==> flow/design.v <==
`timescale 1ns / 1ps
module CPU(result,pc_value,r0_value,rf_we,instr,rst, clk);
input clk;
input rst;
input [15:0] instr;
output [15:0] result;
output [15:0] pc_value;
output [15:0] r0_value;
output rf_we;
wire [15:0] r0;
wire [15:0]out_ireg;
wire [3:0]out_idec_to_addrRdest;
wire [3:0]out_idec_to_addrRsrc;
wire [2:0]out_idec_to_alu_select;
wire [3:0]out_immHigh_idec;
wire out_wr_en_idec;
wire out_arith_mux_select0_idec;
wire out_arith_mux_select1_idec;
wire [15:0]out_arith_mux_to_alu_input;
wire [15:0] out_rfRsrc_to_arith_mux;
wire [15:0] out_imm_sign_extended_to_arith_mux;
wire [15:0] out_imm_zero_extended_to_arith_mux;
wire [15:0]out_rfRdest_to_alu;
wire [15:0] out_alu_to_mux;
wire C,V,N,Z;
wire [15:0] out_muxload;
wire select_mux_load;
wire select_mux_mov;
wire [15:0] out_left_shifted_to_muxload_in;
wire [15:0] out_ram_to_muxload_in;
wire ram_en;
wire [15:0]out_pc;
assign pc_value = out_pc;
assign r0_value = r0;
assign rf_we = out_wr_en_idec;
wire [2:0]select_mux_which_load;
wire [15:0] out_mov_mux;
wire [15:0] out_mux_to_rf;
assign result = out_mux_to_rf;
wire [15:0] out_shifter_to_select_mux_which_load;
wire [15:0] out_mux_to_shifter_in;
wire select_which_to_shift;
wire branch;
wire jump;
wire [15:0] bj_value;
wire select_br_or_jump;
wire [15:0] out_psr;
wire [15:0]input_psr;
assign input_psr[0] = C;
assign input_psr[1] = V;
assign input_psr[2] = N;
assign input_psr[3] = Z;
assign input_psr[15:4] = 12'b0;
inde dec(ram_en, select_br_or_jump, branch, jump, select_which_to_shift, select_mux_mov, select_mux_load,select_mux_which_load,out_immHigh_idec,out_idec_to_addrRdest, out_idec_to_addrRsrc, out_idec_to_alu_select, out_wr_en_idec,out_arith_mux_select1_idec, out_arith_mux_select0_idec, out_ireg, out_psr[3:0]);
reg16 inst_reg(rst, clk, instr, out_ireg);
reg16 psr(rst, clk, input_psr, out_psr);
multiplexer_4_1 arith_mux(out_arith_mux_to_alu_input, out_rfRsrc_to_arith_mux, out_imm_sign_extended_to_arith_mux, out_imm_zero_extended_to_arith_mux, 16'b0, out_arith_mux_select1_idec, out_arith_mux_select0_idec);
Sign_Ex_Test sign_extended(out_idec_to_addrRsrc, out_immHigh_idec, out_imm_sign_extended_to_arith_mux, out_left_shifted_to_muxload_in, out_imm_zero_extended_to_arith_mux);
ALU alu(out_alu_to_mux,C,V,N,Z,out_rfRdest_to_alu,out_arith_mux_to_alu_input,out_idec_to_alu_select);
reg_file	reg_file16(rst, clk, out_wr_en_idec, out_idec_to_addrRdest, out_idec_to_addrRsrc,out_idec_to_addrRdest, out_mux_to_rf,out_rfRdest_to_alu, out_rfRsrc_to_arith_mux, r0);
multiplexer_2_1 muxload(out_muxload, out_ram_to_muxload_in,out_left_shifted_to_muxload_in , select_mux_load);
multiplexer_8_1	which_to_load_wdat_mux(out_mux_to_rf, out_alu_to_mux, out_muxload, out_mov_mux, out_shifter_to_select_mux_which_load, out_pc, 16'b1111111111111111, 16'b1111111111111111, 16'b1111111111111111, select_mux_which_load);
multiplexer_2_1 mux_mov(out_mov_mux, out_rfRsrc_to_arith_mux,out_imm_zero_extended_to_arith_mux , select_mux_mov);
multiplexer_2_1 mux_which_shift(out_mux_to_shifter_in, out_rfRsrc_to_arith_mux,out_imm_sign_extended_to_arith_mux , select_which_to_shift);
shifter shift(out_shifter_to_select_mux_which_load, out_rfRdest_to_alu, out_mux_to_shifter_in);
PC pc(clk,rst, branch, jump,bj_value, out_pc);
multiplexer_2_1 mux_brach(bj_value, out_rfRsrc_to_arith_mux, out_imm_sign_extended_to_arith_mux , select_br_or_jump);
spblockram_data ram(clk, ram_en, out_idec_to_addrRsrc, out_rfRdest_to_alu, out_ram_to_muxload_in);
endmodule
module PC(clock,rst, branch, jump,bj_value, count);
	 input clock;
	 input branch;
	 input jump;
	 input rst;
	 input [15:0]bj_value;
	 reg [15:0] new_count;  
	 output [15:0] count;  
	assign count = new_count;
	 always @(posedge rst or posedge clock) begin
	 if(rst)
	 begin
	 new_count <= 0;
	 end
	 else if(branch)
	 begin
	 new_count <= new_count + bj_value;	 
	 end
	 else if(jump)
	 begin
	 new_count <= bj_value;
	 end
	 else
	 begin
	 new_count <= new_count + 16'd1;
	 end  
    end
	 endmodule
module inde(ram_en, select_br_or_jump, branch, jump, select_which_to_shift,select_mux_mov,select_mux_load,select_mux_which_load,immHigh, rdest, rsrc, alu_out, wr_en,arith_mux_select1, arith_mux_select0, instruction, out_psr);
input [15:0] instruction;
output reg [2:0] alu_out;
output reg arith_mux_select0;
output reg arith_mux_select1;
output reg wr_en;
output reg ram_en;
output reg select_mux_load;
output reg select_mux_mov;
output reg select_which_to_shift;
output reg select_br_or_jump;
input  [3:0]out_psr;
output [3:0] rdest;
output [3:0] rsrc;
output [3:0] immHigh;
output reg [2:0]select_mux_which_load;
output reg branch;
output reg jump;
wire [3:0] op;
wire [3:0] rdest;
wire [3:0] op_ex ;
wire [3:0] rsrc ;
wire [3:0] immLow ;
assign op     = instruction[15:12];
assign rdest  = instruction[11:8];
assign op_ex  = instruction[7:4];
assign rsrc   = instruction[3:0];
assign immLow = instruction[3:0];
assign immHigh = instruction[7:4];
always @(*)
begin
	branch<=1'b0;
	jump<=1'b0;
	wr_en<=1'b0;
	ram_en<=1'b0;
	select_mux_load<=1'b0;
	select_mux_mov<=1'b0;
	select_which_to_shift<=1'b0;
	select_br_or_jump<=1'b0;
	select_mux_which_load<=3'b000;
	arith_mux_select0<=1'b0;
	arith_mux_select1<=1'b0;
	alu_out<=3'b000;
	if(op == 4'b0000)
	begin
	branch<=1'b0;
	jump<=1'b0;
	if(op_ex == 4'b1101)
	begin
	wr_en <= 1;
	select_mux_which_load <= 3'b010;
	select_mux_mov<=0;	 
	end
	else if(op_ex == 4'b1011)
	begin
	wr_en <= 0;
	select_mux_which_load <= 3'b000;
	arith_mux_select0 <= 1'b0;				 
	arith_mux_select1 <= 1'b0;	
	alu_out <= 3'b100;	 
	end
	else
	begin
	wr_en <= 1;
	select_mux_which_load <= 3'b000;
	arith_mux_select0 <= 1'b0;				 
	arith_mux_select1 <= 1'b0;	
	case(op_ex)
				4'b0101:alu_out <= 3'b000;	 
				4'b1001:alu_out <= 3'b001;	 
				4'b0001:alu_out <= 3'b010;	 
				4'b0010:alu_out <= 3'b011;	 
				4'b0011:alu_out <= 3'b100;	 
	endcase
	end
	end
	else if(op == 4'b0100)
	begin
	if (op_ex==4'b0000)
	begin
	branch<=1'b0;
	jump<=1'b0;
	wr_en <= 1; 
	select_mux_which_load <= 3'b001;
	select_mux_load<=0;	 
	ram_en <= 0;
	end	
	else if(op_ex == 4'b0100)	 
	begin
	branch<=1'b0;
	jump<=1'b0;
	wr_en <= 0; 
	ram_en <= 1;
	end
	else if (op_ex==4'b1100)
	begin
	if(rdest == 4'b0000)	 
	begin
	if(out_psr[3] == 1'b1)
	begin
	branch<=1'b0;
	jump<=1'b1;
	select_br_or_jump <= 1'b0;
	end
	else
	begin
	branch<=1'b0;
	jump<=1'b0;
	end
	end
	else if(rdest == 4'b0001)	 
	begin
	if(out_psr[3] == 1'b1)
	begin
	branch<=1'b0;
	jump<=1'b0;
	end
	else
	begin		
	branch<=1'b0;
	jump<=1'b1;
	select_br_or_jump <= 1'b0;
	end
	end
	end
	else if(op_ex==4'b1000)
	begin
	select_mux_which_load <= 3'b100; 
	wr_en <= 1;
	select_br_or_jump <= 1'b0;	
	branch<=1'b0;
	jump<=1'b1;
	end
	end
	else if(op == 4'b1111)
	begin
	branch<=1'b0;
	jump<=1'b0;
	wr_en <= 1;
	select_mux_which_load <= 3'b001;
	select_mux_load<=1;  
	ram_en <= 0;
	end
	else if(op == 4'b1101)
	begin
	branch<=1'b0;
	jump<=1'b0;
	wr_en <= 1;
	select_mux_which_load <= 3'b010;
	select_mux_mov<=1;  
	end
	else if(op == 4'b1000)
	begin
	if (op_ex==4'b0100)
	begin
	branch<=1'b0;
	jump<=1'b0;
	wr_en <= 1; 
	select_mux_which_load <= 3'b011;
	select_which_to_shift <= 0;	 
	end	
	else if (op_ex==4'b0000)
	begin
	branch<=1'b0;
	jump<=1'b0;
	wr_en <= 1; 
	select_mux_which_load <= 3'b011;
	select_which_to_shift <= 1;	 
	end	
	else if (op_ex==4'b0001)
	begin
	branch<=1'b0;
	jump<=1'b0;
	wr_en <= 1; 
	select_mux_which_load <= 3'b011;
	select_which_to_shift <= 1;	 
	end	
	end
	else if(op == 4'b1100)	 
	begin 
	if(rdest == 4'b0000)	 
	begin
	if(out_psr[3] == 1'b1)
	begin
	wr_en<= 1'b0;
	select_br_or_jump <= 1'b1;
	branch<=1'b1;
	jump<=1'b0;
	end
	else
	begin
	branch<=1'b0;
	jump<=1'b0;
	end
	end
	else if(rdest == 4'b0001)	 
	begin
	if(out_psr[3] == 1'b1)
	begin
	branch<=1'b0;
	jump<=1'b0;
	end
	else
	begin		
	select_br_or_jump <= 1'b1;
	branch<=1'b1;
	jump<=1'b0;
	end
	end
	end
	else if(op == 4'b0101)
	begin
	branch<=1'b0;
	jump<=1'b0;
	select_mux_which_load <= 3'b000;
	wr_en <= 1;
	arith_mux_select0 <= 1'b1;					 
	arith_mux_select1 <= 1'b0;	
	alu_out <= 3'b000;	 
	end
	else if(op == 4'b1001)
	begin
	branch<=1'b0;
	jump<=1'b0;
	select_mux_which_load <= 3'b000;
	wr_en <= 1;
	arith_mux_select0 <= 1'b1;					 
	arith_mux_select1 <= 1'b0;	
	alu_out <= 3'b001;	 
	end
	else if(op == 4'b1011)
	begin
	branch<=1'b0;
	jump<=1'b0;
	select_mux_which_load <= 3'b000;
	wr_en <= 0;
	arith_mux_select0 <= 1'b1;					 
	arith_mux_select1 <= 1'b0;		
	alu_out <= 3'b100;	 
	end
	else if(op == 4'b0001)
	begin
	branch<=1'b0;
	jump<=1'b0;
	select_mux_which_load <= 3'b000;
	wr_en <= 1;
	arith_mux_select0 <= 1'b0;					 
	arith_mux_select1 <= 1'b1;					 
	alu_out <= 3'b010;	 
	end
	else if(op == 4'b0010)
	begin
	branch<=1'b0;
	jump<=1'b0;
	select_mux_which_load <= 3'b000;
	wr_en <= 1;
	arith_mux_select0 <= 1'b0;					 
	arith_mux_select1 <= 1'b1;	
	alu_out <= 3'b011;	 
	end
	else if(op == 4'b0011)
	begin
	branch<=1'b0;
	jump<=1'b0;
	select_mux_which_load <= 3'b000;
	wr_en <= 1;
	arith_mux_select0 <= 1'b0;					 
	arith_mux_select1 <= 1'b1;		
	alu_out <= 3'b100;	 
	end
end
endmodule
module shifter(shifted_result, shifting_value, amount_of_shift);
input [15:0]amount_of_shift;
input [15:0]shifting_value;
output reg [15:0]shifted_result;
wire [3:0]amount ;
assign amount = amount_of_shift[3:0];
always @ (amount_of_shift or shifting_value)
begin
if(amount_of_shift[4] == 0)
begin
shifted_result <= shifting_value << amount;
end
else
begin
shifted_result <= shifting_value >> amount;
end
end
endmodule
module Sign_Ex_Test(immLow, immHigh, imm_sign_extended,left_shifted_value,zero_extended_value);
   output [15:0] imm_sign_extended;  
	output [15:0] left_shifted_value;
	output [15:0] zero_extended_value;
   input [3:0] immLow ;
	input [3:0] immHigh;
	wire [7:0]a;
	assign a = {immHigh,immLow};
	assign imm_sign_extended ={{8{a[7]}}, a};
	assign left_shifted_value={a, 8'b00000000};
	assign zero_extended_value={8'b00000000, a};
endmodule
module ALU(Y,C,V,N,Z,A,B,Op);
    output [15:0] Y;
    output C;  
    output N;  
    output V;  
    output Z;  
    input [15:0] A;
    input [15:0] B;
    input [2:0] Op;
    wire  [15:0] 	 AS, And, Or, Xor, Not, Xnor;
    wire 	 s; 
    wire 	 Vas;
    wire 	 Cas;
   carry_select_adder_subtractor addsub(AS, Cas, Vas, A, B, Op[0]);       
   andop aluand(And, A, B);                                               
   orop aluor(Or, A, B);                                                  
   xorop aluxor(Xor, A, B);                                               
   notop alunot(Not, A);                                                  
   xnorop aluxnor(Xnor, A, B);                                            
multiplexer_8_1 muxy(Y, AS, AS, And, Or, Xor, Not, Xnor, 16'b0, Op);  
   nor(s, Op[1], Op[2]);    
   and(C, Cas, s);
   and(V, Vas, s);
   and(N, Y[15], s);        
   zero z(Z, Y);            
endmodule
module andop(Y, A, B);
   output [15:0] Y;   
   input [15:0]  A;   
   input [15:0]  B;   
   and(Y[0], A[0], B[0]);
   and(Y[1], A[1], B[1]);
   and(Y[2], A[2], B[2]);
   and(Y[3], A[3], B[3]);
   and(Y[4], A[4], B[4]);
   and(Y[5], A[5], B[5]);
   and(Y[6], A[6], B[6]);
   and(Y[7], A[7], B[7]);
   and(Y[8], A[8], B[8]);
   and(Y[9], A[9], B[9]);
   and(Y[10], A[10], B[10]);
   and(Y[11], A[11], B[11]);
   and(Y[12], A[12], B[12]);
   and(Y[13], A[13], B[13]);
   and(Y[14], A[14], B[14]);
   and(Y[15], A[15], B[15]);
endmodule
module orop(Y, A, B);
   output [15:0] Y;  
   input [15:0]  A;  
   input [15:0]  B;  
   or(Y[0], A[0], B[0]);
   or(Y[1], A[1], B[1]);
   or(Y[2], A[2], B[2]);
   or(Y[3], A[3], B[3]);
   or(Y[4], A[4], B[4]);
   or(Y[5], A[5], B[5]);
   or(Y[6], A[6], B[6]);
   or(Y[7], A[7], B[7]);
   or(Y[8], A[8], B[8]);
   or(Y[9], A[9], B[9]);
   or(Y[10], A[10], B[10]);
   or(Y[11], A[11], B[11]);
   or(Y[12], A[12], B[12]);
   or(Y[13], A[13], B[13]);
   or(Y[14], A[14], B[14]);
   or(Y[15], A[15], B[15]);
endmodule
module xorop(Y, A, B);
   output [15:0] Y;  
   input [15:0]  A;  
   input [15:0]  B;  
   xor(Y[0], A[0], B[0]);
   xor(Y[1], A[1], B[1]);
   xor(Y[2], A[2], B[2]);
   xor(Y[3], A[3], B[3]);
   xor(Y[4], A[4], B[4]);
   xor(Y[5], A[5], B[5]);
   xor(Y[6], A[6], B[6]);
   xor(Y[7], A[7], B[7]);
   xor(Y[8], A[8], B[8]);
   xor(Y[9], A[9], B[9]);
   xor(Y[10], A[10], B[10]);
   xor(Y[11], A[11], B[11]);
   xor(Y[12], A[12], B[12]);
   xor(Y[13], A[13], B[13]);
   xor(Y[14], A[14], B[14]);
   xor(Y[15], A[15], B[15]);
endmodule
module notop(Y, A);
   output [15:0] Y;  
   input [15:0]  A;  
   not(Y[0], A[0]);
   not(Y[1], A[1]);
   not(Y[2], A[2]);
   not(Y[3], A[3]);
   not(Y[4], A[4]);
   not(Y[5], A[5]);
   not(Y[6], A[6]);
   not(Y[7], A[7]);
   not(Y[8], A[8]);
   not(Y[9], A[9]);
   not(Y[10], A[10]);
   not(Y[11], A[11]);
   not(Y[12], A[12]);
   not(Y[13], A[13]);
   not(Y[14], A[14]);
   not(Y[15], A[15]);
endmodule
module xnorop(Y, A, B);
   output [15:0] Y;  
   input [15:0]  A;  
   input [15:0]  B;  
   xnor(Y[0], A[0], B[0]);
   xnor(Y[1], A[1], B[1]);
   xnor(Y[2], A[2], B[2]);
   xnor(Y[3], A[3], B[3]);
   xnor(Y[4], A[4], B[4]);
   xnor(Y[5], A[5], B[5]);
   xnor(Y[6], A[6], B[6]);
   xnor(Y[7], A[7], B[7]);
   xnor(Y[8], A[8], B[8]);
   xnor(Y[9], A[9], B[9]);
   xnor(Y[10], A[10], B[10]);
   xnor(Y[11], A[11], B[11]);
   xnor(Y[12], A[12], B[12]);
   xnor(Y[13], A[13], B[13]);
   xnor(Y[14], A[14], B[14]);
   xnor(Y[15], A[15], B[15]);
endmodule
module zero(Z, A);
   output Z;         
   input [15:0]  A;  
   wire [15:0] 	 Y;  
   xnor(Y[0], A[0], 1'b0);
   xnor(Y[1], A[1], 1'b0);
   xnor(Y[2], A[2], 1'b0);
   xnor(Y[3], A[3], 1'b0);
   xnor(Y[4], A[4], 1'b0);
   xnor(Y[5], A[5], 1'b0);
   xnor(Y[6], A[6], 1'b0);
   xnor(Y[7], A[7], 1'b0);
   xnor(Y[8], A[8], 1'b0);
   xnor(Y[9], A[9], 1'b0);
   xnor(Y[10], A[10], 1'b0);
   xnor(Y[11], A[11], 1'b0);
   xnor(Y[12], A[12], 1'b0);
   xnor(Y[13], A[13], 1'b0);
   xnor(Y[14], A[14], 1'b0);
   xnor(Y[15], A[15], 1'b0);
   and(Z, Y[0], Y[1], Y[2], Y[3], Y[4],
       Y[5], Y[6], Y[7], Y[8],
       Y[9], Y[10], Y[11], Y[12],
       Y[13], Y[14], Y[15]);
endmodule
module carry_select_adder_subtractor(S, C, V, A, B, Op);
   output [15:0] S;    
   output 	 C;    
   output 	 V;    
   input [15:0]  A;    
   input [15:0]  B;    
   input 	 Op;   
   wire 	 C15;  
   wire [15:0] 	 Bx;
   xor(Bx[0], B[0], Op);
   xor(Bx[1], B[1], Op);
   xor(Bx[2], B[2], Op);
   xor(Bx[3], B[3], Op);
   xor(Bx[4], B[4], Op);
   xor(Bx[5], B[5], Op);
   xor(Bx[6], B[6], Op);
   xor(Bx[7], B[7], Op);
   xor(Bx[8], B[8], Op);
   xor(Bx[9], B[9], Op);
   xor(Bx[10], B[10], Op);
   xor(Bx[11], B[11], Op);
   xor(Bx[12], B[12], Op);
   xor(Bx[13], B[13], Op);
   xor(Bx[14], B[14], Op);
   xor(Bx[15], B[15], Op);
   xor(C, C15, Op);             
   carry_select_adder csa(S, C15, V, A, Bx, Op);   
endmodule
module carry_select_adder(S, C, V, A, B, Cin);
   output [15:0] S;    
   output 	 C;    
   output 	 V;    
   input [15:0]  A;    
   input [15:0]  B;    
   input 	 Cin;  
   wire [3:0] 	S1_0;    
   wire [3:0] 	S1_1;    
   wire [3:0] 	S2_0;    
   wire [3:0] 	S2_1;    
   wire [3:0] 	S3_0;    
   wire [3:0] 	S3_1;    
   wire 	C1_0;    
   wire 	C1_1;    
   wire 	C2_0;    
   wire 	C2_1;    
   wire 	C3_0;    
   wire 	C3_1;    
   wire 	C0;      
   wire 	C1;      
   wire 	C2;      
   wire         V0;      
   wire 	V1_0;    
   wire 	V1_1;    
   wire 	V2_0;    
   wire 	V2_1;    
   wire 	V3_0;    
   wire 	V3_1;    
   ripple_carry_adder rc_nibble_0(S[3:0], C0, V0, A[3:0], B[3:0], Cin);               
   ripple_carry_adder rc_nibble_1_carry_0(S1_0, C1_0, V1_0, A[7:4], B[7:4], 1'b0);       
   ripple_carry_adder rc_nibble_1_carry_1(S1_1, C1_1, V1_1, A[7:4], B[7:4], 1'b1);       
   ripple_carry_adder rc_nibble_2_carry_0(S2_0, C2_0, V2_0, A[11:8], B[11:8], 1'b0);     
   ripple_carry_adder rc_nibble_2_carry_1(S2_1, C2_1, V2_1, A[11:8], B[11:8], 1'b1);     
   ripple_carry_adder rc_nibble_3_carry_0(S3_0, C3_0, V3_0, A[15:12], B[15:12], 1'b0);   
   ripple_carry_adder rc_nibble_3_carry_1(S3_1, C3_1, V3_1, A[15:12], B[15:12], 1'b1);   
   multiplexer_2_1 #(1) muxc1(C1, C1_0, C1_1, C0);  
   multiplexer_2_1 #(1) muxc2(C2, C2_0, C2_1, C1);  
   multiplexer_2_1 #(1) muxc(C, C3_0, C3_1, C2);    
   multiplexer_2_1 #(1) muxv(V, V3_0, V3_1, C2);    
   multiplexer_2_1 #(4) muxs1(S[7:4], S1_0, S1_1, C0);     
   multiplexer_2_1 #(4) muxs2(S[11:8], S2_0, S2_1, C1);    
   multiplexer_2_1 #(4) muxs3(S[15:12], S3_0, S3_1, C2);   
endmodule
module ripple_carry_adder(S, C, V, A, B, Cin);
   output [3:0] S;    
   output 	C;    
   output       V;    
   input [3:0] 	A;    
   input [3:0] 	B;    
   input 	Cin;  
   wire 	C0;  
   wire 	C1;  
   wire 	C2;  
   full_adder fa0(S[0], C0, A[0], B[0], Cin);     
   full_adder fa1(S[1], C1, A[1], B[1], C0);
   full_adder fa2(S[2], C2, A[2], B[2], C1);
   full_adder fa3(S[3], C, A[3], B[3], C2);     
   xor(V, C, C2);   
endmodule
module full_adder(S, Cout, A, B, Cin);
   output S;
   output Cout;
   input  A;
   input  B;
   input  Cin;
   wire   w1;
   wire   w2;
   wire   w3;
   wire   w4;
   xor(w1, A, B);
   xor(S, Cin, w1);
   and(w2, A, B);   
   and(w3, A, Cin);
   and(w4, B, Cin);   
   or(Cout, w2, w3, w4);
endmodule
module multiplexer_2_1(X, A0, A1,S);
   parameter WIDTH=16;      
   output [WIDTH-1:0] X;    
   input [WIDTH-1:0]  A1;   
   input [WIDTH-1:0]  A0;   
   input 	      S;   
   assign X = (S == 1'b0) ? A0 : A1;
endmodule
module multiplexer_4_1(X, A0, A1, A2, A3, S1, S0);
   parameter WIDTH=16;      
   output [WIDTH-1:0] X;    
   input [WIDTH-1:0]  A3;   
   input [WIDTH-1:0]  A2;   
   input [WIDTH-1:0]  A1;   
   input [WIDTH-1:0]  A0;   
   input 	      S0;   
   input 	      S1;   
   assign X = (S1 == 0 
	       ? (S0 == 0 
		  ? A0        
		  : A1)       
	       : (S0 == 0 
		  ? A2        
		  : A3));     
endmodule
module multiplexer_8_1(X, A0, A1, A2, A3, A4, A5, A6, A7, S);
   parameter WIDTH=16;      
   output [WIDTH-1:0] X;    
   input [WIDTH-1:0]  A7;   
   input [WIDTH-1:0]  A6;   
   input [WIDTH-1:0]  A5;   
   input [WIDTH-1:0]  A4;   
   input [WIDTH-1:0]  A3;   
   input [WIDTH-1:0]  A2;   
   input [WIDTH-1:0]  A1;   
   input [WIDTH-1:0]  A0;   
   input [2:0]	      S;   
   assign X = (S[2] == 0 
	       ? (S[1] == 0 
		  ? (S[0] == 0 
		     ? A0        
		     : A1)       
		  : (S[0] == 0 
		     ? A2        
		     : A3))      
	       : (S[1] == 0 
		  ? (S[0] == 0 
		     ? A4        
		     : A5)       
		  : (S[0] == 0 
		     ? A6        
		     : A7)));    
endmodule
module reg_file(rst, clk, wr_en, rd0_addr, rd1_addr,wr_addr, wr_data,rd0_data, rd1_data, r0);
			input rst;
            input clk;
            input wr_en;
            input [3:0] rd0_addr;
            input [3:0] rd1_addr;
            input [3:0] wr_addr;
            input [15:0] wr_data;
            output [15:0] rd0_data;
            output [15:0] rd1_data;
			output [15:0] r0;
    reg [15:0] mem [15:0];
    integer i;
	 assign rd0_data = mem[rd0_addr];
	assign rd1_data = mem[rd1_addr];
	assign r0 = mem[0];
    always @(posedge rst or posedge clk)
    begin
        if (rst) begin
            for (i=0; i<16; i=i+1)
                mem[i] <= 0;
        end
        else if (wr_en) begin
            mem[wr_addr] <= wr_data;
        end
    end
endmodule
module reg16 (reset, CLK, D, Q);
input reset;
input CLK;
input [15:0] D;
output [15:0] Q;
reg [15:0] Q;
always @(posedge reset or posedge CLK)
if (reset)
Q <= 0;
else
Q <= D;
endmodule
module spblockram_data (clk, we, a, di, dout);		 
input clk;
input we;
input [3:0] a;
input [15:0] di;
output [15:0] dout;
reg [15:0] RAM[15:0];
always @(posedge clk) begin
if (we == 1'b1)
RAM[a] <= di;
end
assign dout = RAM[a];
endmodule
From RTL to reports: CPU
The steps from the RTL of CPU to its reports follow in flow order.
Lines are those of the file above, counted from 1.
Operators: Yosys type, input widths -> output width; for muxes data width and select width s.
A cell with - has no value.
- design top: CPU
- clock input: clk
- library: sky130hd
- library corner: tt_025C_1v80

Word-level counts
Counts by Yosys on the flattened word-level netlist (proc, flatten, opt, wreduce). Print and check cells are left out. Cells with the same type and inputs are merged into one.
Yosys's memory passes give these memory sizes; they may raise the number of words (mostly to a power of two), join words into wider ones and drop unused or constant bits.
- memories kept: 1
- elaborated cells: 512
- noted bits in writable memories: 256
- input bits at 18
- output and inout port bits at 49
- flip-flop bits (word level): 292
- multiplexer cells at 132
- equality and inequality tests at 50
- noted reductions and logical operators: 20
- noted add/sub/neg operators: 2
- bitwise gates (word level) at 286
- shift-type cells: 2
- memories (memory ; depth ; bits a word ; read ports ; write ports ; RTL line ; text):
    ram.RAM ; 16 ; 16 ; 1 ; 1 ; 758 ; reg [15:0] RAM[15:0];
- operators by type and width (kind ; count):
    $pmux 16 s16 ; 2
    $mux 16 ; 21
    $eq 4x4->1 const B ; 27
    $and 1x1->1 ; 94
    $mux 3 ; 25
    $mux 1 ; 75
    $xor 1x1->1 ; 73
    $or 1x1->1 ; 67
    $not 1->1 ; 52
    $eq 4x3->1 const B ; 11
    $reduce_and 2->1 ; 16
    $eq 4x2->1 const B ; 8
    $add 16x1->16 const B ; 1
    $add 16x16->16 ; 1
    $shl 16x4->16 ; 1
    $shr 16x4->16 ; 1
    $eq 4x1->1 const B ; 4
    $logic_not 4->1 ; 4
    $mux 4 ; 4
    $pmux 3 s4 ; 1
    $mux 8 ; 1
    $mux 5 ; 1
    $mux 2 ; 2

Depth
Yosys ltp: most cells in a row. Word level: on the elaborated netlist, between registers, memories and ports. Mapped: between sequential cells and ports; inverters and the memories' decode and read muxes count.
- noted depth in word-level cells: 48
- noted ABC_AREA: 1
- mapped depth: 37
- mapped depth without buffers: 35

Synthesis result
The flow's flattened synthesis, as Yosys stat reports it; memories are mapped. The netlist is that of the ABC_AREA named above (0 if unset); the other value can give another one.
Totals and module areas in this step are rounded.
- cells by type (cell type ; count ; total area (um^2)):
    sky130_fd_sc_hd__edfxtp_1 ; 256 ; 7.69E+03
    sky130_fd_sc_hd__dfrtp_1 ; 289 ; 7.23E+03
    sky130_fd_sc_hd__nand2_1 ; 1112 ; 4.17E+03
    sky130_fd_sc_hd__nand3_1 ; 388 ; 1.94E+03
    sky130_fd_sc_hd__inv_1 ; 266 ; 998.458
    sky130_fd_sc_hd__a22oi_1 ; 129 ; 968.429
    sky130_fd_sc_hd__o21ai_0 ; 184 ; 920.883
    sky130_fd_sc_hd__a21oi_1 ; 158 ; 790.758
    sky130_fd_sc_hd__ha_1 ; 62 ; 775.744
    sky130_fd_sc_hd__nor2_1 ; 177 ; 664.387
    sky130_fd_sc_hd__o22ai_1 ; 60 ; 375.36
    sky130_fd_sc_hd__a221oi_1 ; 35 ; 306.544
    sky130_fd_sc_hd__clkbuf_1 ; 78 ; 292.781
    sky130_fd_sc_hd__buf_6 ; 25 ; 281.52
    sky130_fd_sc_hd__nand4_1 ; 43 ; 269.008
    sky130_fd_sc_hd__buf_2 ; 47 ; 235.226
    sky130_fd_sc_hd__o21ai_1 ; 40 ; 200.192
    sky130_fd_sc_hd__xor2_1 ; 19 ; 166.41
Other cell types: 52; their cells: 278.
- noted sequential part of the area: 14900 um^2
- noted flip-flops: 545
- cell count at 3646
- buffer cells: 174
- noted synthesis area: 30400 um^2

Path before layout
OpenSTA on the mapped netlist: ideal clock, no wires. The path of least setup slack (recovery checks aside). Input and output delay are each 20% of the period. Register names are those of the netlist, which keeps one name where synthesis merged equal registers.
- kind: register to output
- start point: register inst_reg.Q[4]
- end point: output port result[13]
- path delay at 4.648 ns
- period: 9.0 ns
- data arrival time at 4.648 ns
- launch time at the first pin: 0.000 ns
- external output delay: 1.800 ns
- slack: 2.552 ns
- path buffers: 4
- stages at 31
- data required time at 7.200 ns
- synthesis period reached: 6.448 ns
"path delay" is the arrival time less input delay plus setup time.
At an output port there is no setup time.
"stages" counts driving pins, that of a launching flip-flop among them; a cell with two outputs on the path counts twice.
"synthesis period reached" is the clock period less the worst setup slack; recovery checks do not enter. This is arithmetic on one report: input and output delays are still those of the set period (20% each).
Between the ends stands the longest chain of elaborated cells between them, by number of cells; it is not shown to be the way that was timed. Of several equally long chains one is given.
Each line given opens the expression or statement behind the cell; cells for indexed reads and writes are added by Yosys, which also makes memories of some case tables.
- path through: sky130_fd_sc_hd__dfrtp_1 -> sky130_fd_sc_hd__clkbuf_1 -> sky130_fd_sc_hd__inv_1 -> sky130_fd_sc_hd__nor2_1 -> sky130_fd_sc_hd__nand2_1 -> sky130_fd_sc_hd__o31ai_1 -> sky130_fd_sc_hd__nand2_1 -> sky130_fd_sc_hd__nand2_1 -> sky130_fd_sc_hd__inv_1 -> sky130_fd_sc_hd__buf_2 -> sky130_fd_sc_hd__clkbuf_1 -> sky130_fd_sc_hd__clkbuf_1 -> sky130_fd_sc_hd__xor2_1 -> sky130_fd_sc_hd__fa_1 -> sky130_fd_sc_hd__fa_1 -> sky130_fd_sc_hd__fa_1 -> sky130_fd_sc_hd__inv_1 -> sky130_fd_sc_hd__nor2_1 -> sky130_fd_sc_hd__nand2_1 -> sky130_fd_sc_hd__nand3_2 -> sky130_fd_sc_hd__nand2_4 -> sky130_fd_sc_hd__inv_2 -> sky130_fd_sc_hd__nand2_4 -> sky130_fd_sc_hd__nand3_1 -> sky130_fd_sc_hd__nand3_1 -> sky130_fd_sc_hd__nand3_1 -> sky130_fd_sc_hd__nand2_1 -> sky130_fd_sc_hd__nand2_1 -> sky130_fd_sc_hd__nand2_1 -> sky130_fd_sc_hd__nand2_2 -> sky130_fd_sc_hd__a21boi_0
- cells in the longest elaborated chain: 26
- noted elaborated cells between the ends (all ways): 157
- those cells by class: eq/ne (9); shift (2); mux (45); logic (100); reduce/logical (1)
- ends and longest elaborated chain, after synthesis (element ; RTL line ; text):
    from (decl) ; 744 ; output [15:0] Q;
    from (assign) ; 748 ; Q <= 0;
    from (assign) ; 750 ; Q <= D;
    $eq 4x2->1 ; 165 ; case(op_ex)
    $pmux 3 s4 ; 165 ;
    $mux 3 ; 151 ; else if(op_ex == 4'b1011)
    $mux 3 ; 145 ; if(op_ex == 4'b1101)
    $mux 3 ; 141 ; if(op == 4'b0000)
    $xor 1x1->1 ; 568 ; xor(Bx[4], B[4], Op);
    $and 1x1->1 ; 655 ; and(w2, A, B);
    [11 not listed] ; - ;
    $mux 1 x2 ; 666 ; assign X = (S == 1'b0) ? A0 : A1;
    $mux 4 ; 666 ;
    $mux 16 ; 698 ; ? (S[1] == 0
    $mux 16 ; 697 ; assign X = (S[2] == 0
    $mux 16 ; 699 ; ? (S[0] == 0
    $mux 16 ; 698 ;
    $mux 16 ; 697 ;
    to (decl) ; 6 ; output [15:0] result;

Worst path after layout
Path of least setup slack in the final report of entry A (OpenROAD, finished layout, wires in). Where an end is a register, its clock arrival counts in the times.
- kind: register to output
- start point: register inst_reg.Q[1]
- end point: output port result[12]
- slack: -0.38 ns
- path buffers: 5
- external output delay: 1.26 ns
- period: 6.32 ns
- data required time at 5.06 ns
- data arrival time at 5.43 ns
- launch time at the first pin: 0.62 ns
- stages at 31
Between the ends stands the longest chain of elaborated cells between them, by number of cells; it is not shown to be the way that was timed. Of several equally long chains one is given.
- path through: sky130_fd_sc_hd__dfrtp_2 -> sky130_fd_sc_hd__buf_6 -> sky130_fd_sc_hd__nor2_4 -> sky130_fd_sc_hd__nand2_4 -> sky130_fd_sc_hd__buf_4 -> sky130_fd_sc_hd__o22ai_4 -> sky130_fd_sc_hd__nor4_2 -> sky130_fd_sc_hd__nand4_1 -> sky130_fd_sc_hd__o21ai_2 -> sky130_fd_sc_hd__nand2_1 -> sky130_fd_sc_hd__o21ai_2 -> sky130_fd_sc_hd__xor2_1 -> sky130_fd_sc_hd__fa_2 -> sky130_fd_sc_hd__fa_2 -> sky130_fd_sc_hd__fa_2 -> sky130_fd_sc_hd__inv_2 -> sky130_fd_sc_hd__nor2_1 -> sky130_fd_sc_hd__nand2_1 -> sky130_fd_sc_hd__nand3_2 -> sky130_fd_sc_hd__nand2_4 -> sky130_fd_sc_hd__nand3_4 -> sky130_fd_sc_hd__buf_6 -> sky130_fd_sc_hd__nand3_2 -> sky130_fd_sc_hd__nand2_1 -> sky130_fd_sc_hd__o21ai_1 -> sky130_fd_sc_hd__nand2_1 -> sky130_fd_sc_hd__nand2_1 -> sky130_fd_sc_hd__nand2_2 -> sky130_fd_sc_hd__a21boi_2 -> sky130_fd_sc_hd__buf_6 -> sky130_fd_sc_hd__buf_6
- cells in the longest elaborated chain: 25
- noted elaborated cells between the ends (all ways): 138
- those cells by class: eq/ne (15); shift (2); mux (21); logic (98); reduce/logical (1); memory (1)
- ends and longest elaborated chain, after layout (element ; RTL line ; text):
    from (decl) ; 744 ; output [15:0] Q;
    from (assign) ; 748 ; Q <= 0;
    from (assign) ; 750 ; Q <= D;
    $eq 4x4->1 ; 727 ; assign rd1_data = mem[rd1_addr];
    $pmux 16 s16 ; 727 ;
    $mux 16 ; 678 ; ? (S0 == 0
    $mux 16 ; 677 ; assign X = (S1 == 0
    $xor 1x1->1 ; 568 ; xor(Bx[4], B[4], Op);
    $and 1x1->1 ; 655 ; and(w2, A, B);
    $or 1x1->1 x2 ; 658 ; or(Cout, w2, w3, w4);
    [9 not listed] ; - ;
    $mux 1 x2 ; 666 ; assign X = (S == 1'b0) ? A0 : A1;
    $mux 4 ; 666 ;
    $mux 16 ; 698 ; ? (S[1] == 0
    $mux 16 ; 697 ; assign X = (S[2] == 0
    $mux 16 ; 699 ; ? (S[0] == 0
    $mux 16 ; 698 ;
    $mux 16 ; 697 ;
    to (decl) ; 6 ; output [15:0] result;

==> runs of CPU <==
6 stored runs of CPU in the flow (synthesis by Yosys, layout by OpenROAD, sky130hd cells), in arbitrary order. Constraints: input delay and output delay 20% of the set period each, output load 0.01 pF.
By "clock period reached" is meant the clock period of the run minus its worst setup slack. This is arithmetic on one report: input and output delays are still those of the set period (20% each).
"time used up by the worst setup path" means the part of the period allowed to the worst setup path (the constraints hold back 20% at inputs and 20% at outputs) less its slack; where the path has registers, the arrival times of their clocks count too.
"total power of the final layout" rests on the timing tool's default activity at the inputs, not on a simulated workload.
Results are given in rounded form.

Entry A
Settings were ABC_AREA = 1; CAP_MARGIN = 0; CORE_ASPECT_RATIO = 1.63; CORE_MARGIN = 7; CORE_UTILIZATION = 38; MIN_ROUTING_LAYER = met2; SETUP_SLACK_MARGIN = 0.03; period_ns = 6.32; SLEW_MARGIN = 20
- noted the area inside the die boundary: 88400 um^2
- total negative slack: -3.16 ns
- noted the clock period reached: 6.699 ns
- netlist area reported by Yosys: 30400 um^2
- final worst hold slack at 0.484 ns
- setup slack of the worst path: -0.379 ns
- post-route utilization at 47.9 %
- total power of the final layout: 16.7 mW
- time used up by the worst setup path: 5.43 ns
- type of the worst setup path: register to output

Entry B
Settings were CORE_UTILIZATION = 40; PLACE_DENSITY = 0.6; period_ns = 5.14; CAP_MARGIN = 20; CORE_MARGIN = 2; SLEW_MARGIN = 20
- final worst hold slack at 0.511 ns
- setup slack of the worst path: -1.97 ns
- post-route utilization at 53.2 %
- netlist area reported by Yosys: 31700 um^2
- total negative slack: -111 ns
- noted the clock period reached: 7.109 ns
- time used up by the worst setup path: 6.08 ns
- type of the worst setup path: register to output
- total power of the final layout: 21.7 mW
- noted the area inside the die boundary: 81600 um^2

Entry C
Settings were ABC_AREA = 1; CELL_PAD_IN_SITES_GLOBAL_PLACEMENT = 1; CORE_ASPECT_RATIO = 1.14; CORE_MARGIN = 10; CORE_UTILIZATION = 34; CTS_CLUSTER_DIAMETER = 330; CTS_CLUSTER_SIZE = 91; PLACE_DENSITY_LB_ADDON = 0.06; SLEW_MARGIN = 35; period_ns = 6.16; CAP_MARGIN = 20
- noted the clock period reached: 6.545 ns
- total power of the final layout: 14.3 mW
- total negative slack: -3.20 ns
- setup slack of the worst path: -0.385 ns
- post-route utilization at 41.3 %
- netlist area reported by Yosys: 30400 um^2
- final worst hold slack at 0.527 ns
- noted the area inside the die boundary: 102000 um^2
- time used up by the worst setup path: 5.31 ns
- type of the worst setup path: register to output

Entry D
Settings were ABC_AREA = 1; CAP_MARGIN = 0; CELL_PAD_IN_SITES_DETAIL_PLACEMENT = 1; CORE_ASPECT_RATIO = 1.74; CORE_MARGIN = 7; CORE_UTILIZATION = 38; MIN_ROUTING_LAYER = met2; PLACE_DENSITY_LB_ADDON = 0.07; SETUP_SLACK_MARGIN = 0.03; period_ns = 6.32; SLEW_MARGIN = 20
- noted the clock period reached: 6.854 ns
- total power of the final layout: 17.1 mW
- noted the area inside the die boundary: 88400 um^2
- final worst hold slack at 0.488 ns
- netlist area reported by Yosys: 30400 um^2
- time used up by the worst setup path: 5.59 ns
- type of the worst setup path: register to output
- total negative slack: -4.61 ns
- post-route utilization at 48.6 %
- setup slack of the worst path: -0.534 ns

Entry E
Settings were ABC_AREA = 1; CAP_MARGIN = 30; CELL_PAD_IN_SITES_DETAIL_PLACEMENT = 0; CELL_PAD_IN_SITES_GLOBAL_PLACEMENT = 3; CORE_ASPECT_RATIO = 1.99; CORE_MARGIN = 10; CORE_UTILIZATION = 23; CTS_CLUSTER_DIAMETER = 58; CTS_CLUSTER_SIZE = 23; GPL_ROUTABILITY_DRIVEN = 1; GPL_TIMING_DRIVEN = 0; HOLD_SLACK_MARGIN = 0.01; MAX_ROUTING_LAYER = met5; PLACE_DENSITY = 0.42; SLEW_MARGIN = 40; TNS_END_PERCENT = 80; period_ns = 5.57
- netlist area reported by Yosys: 30400 um^2
- total negative slack: -18.0 ns
- noted the area inside the die boundary: 148000 um^2
- setup slack of the worst path: -1.35 ns
- total power of the final layout: 18.4 mW
- noted the clock period reached: 6.920 ns
- time used up by the worst setup path: 5.81 ns
- type of the worst setup path: register to output
- final worst hold slack at 0.486 ns
- post-route utilization at 29.7 %

Entry F
Settings were ABC_AREA = 0; CAP_MARGIN = 20; CELL_PAD_IN_SITES_DETAIL_PLACEMENT = 1; CORE_ASPECT_RATIO = 1.07; CORE_MARGIN = 10; CORE_UTILIZATION = 38; CTS_CLUSTER_DIAMETER = 295; CTS_CLUSTER_SIZE = 36; GPL_TIMING_DRIVEN = 1; MIN_ROUTING_LAYER = met2; PLACE_DENSITY_LB_ADDON = 0.07; SETUP_SLACK_MARGIN = 0.63; SLEW_MARGIN = 0; period_ns = 6.32
- netlist area reported by Yosys: 31700 um^2
- noted the clock period reached: 7.696 ns
- total negative slack: -15.0 ns
- final worst hold slack at 0.543 ns
- noted the area inside the die boundary: 95500 um^2
- post-route utilization at 49.3 %
- setup slack of the worst path: -1.38 ns
- time used up by the worst setup path: 6.43 ns
- type of the worst setup path: register to output
- total power of the final layout: 16.7 mW
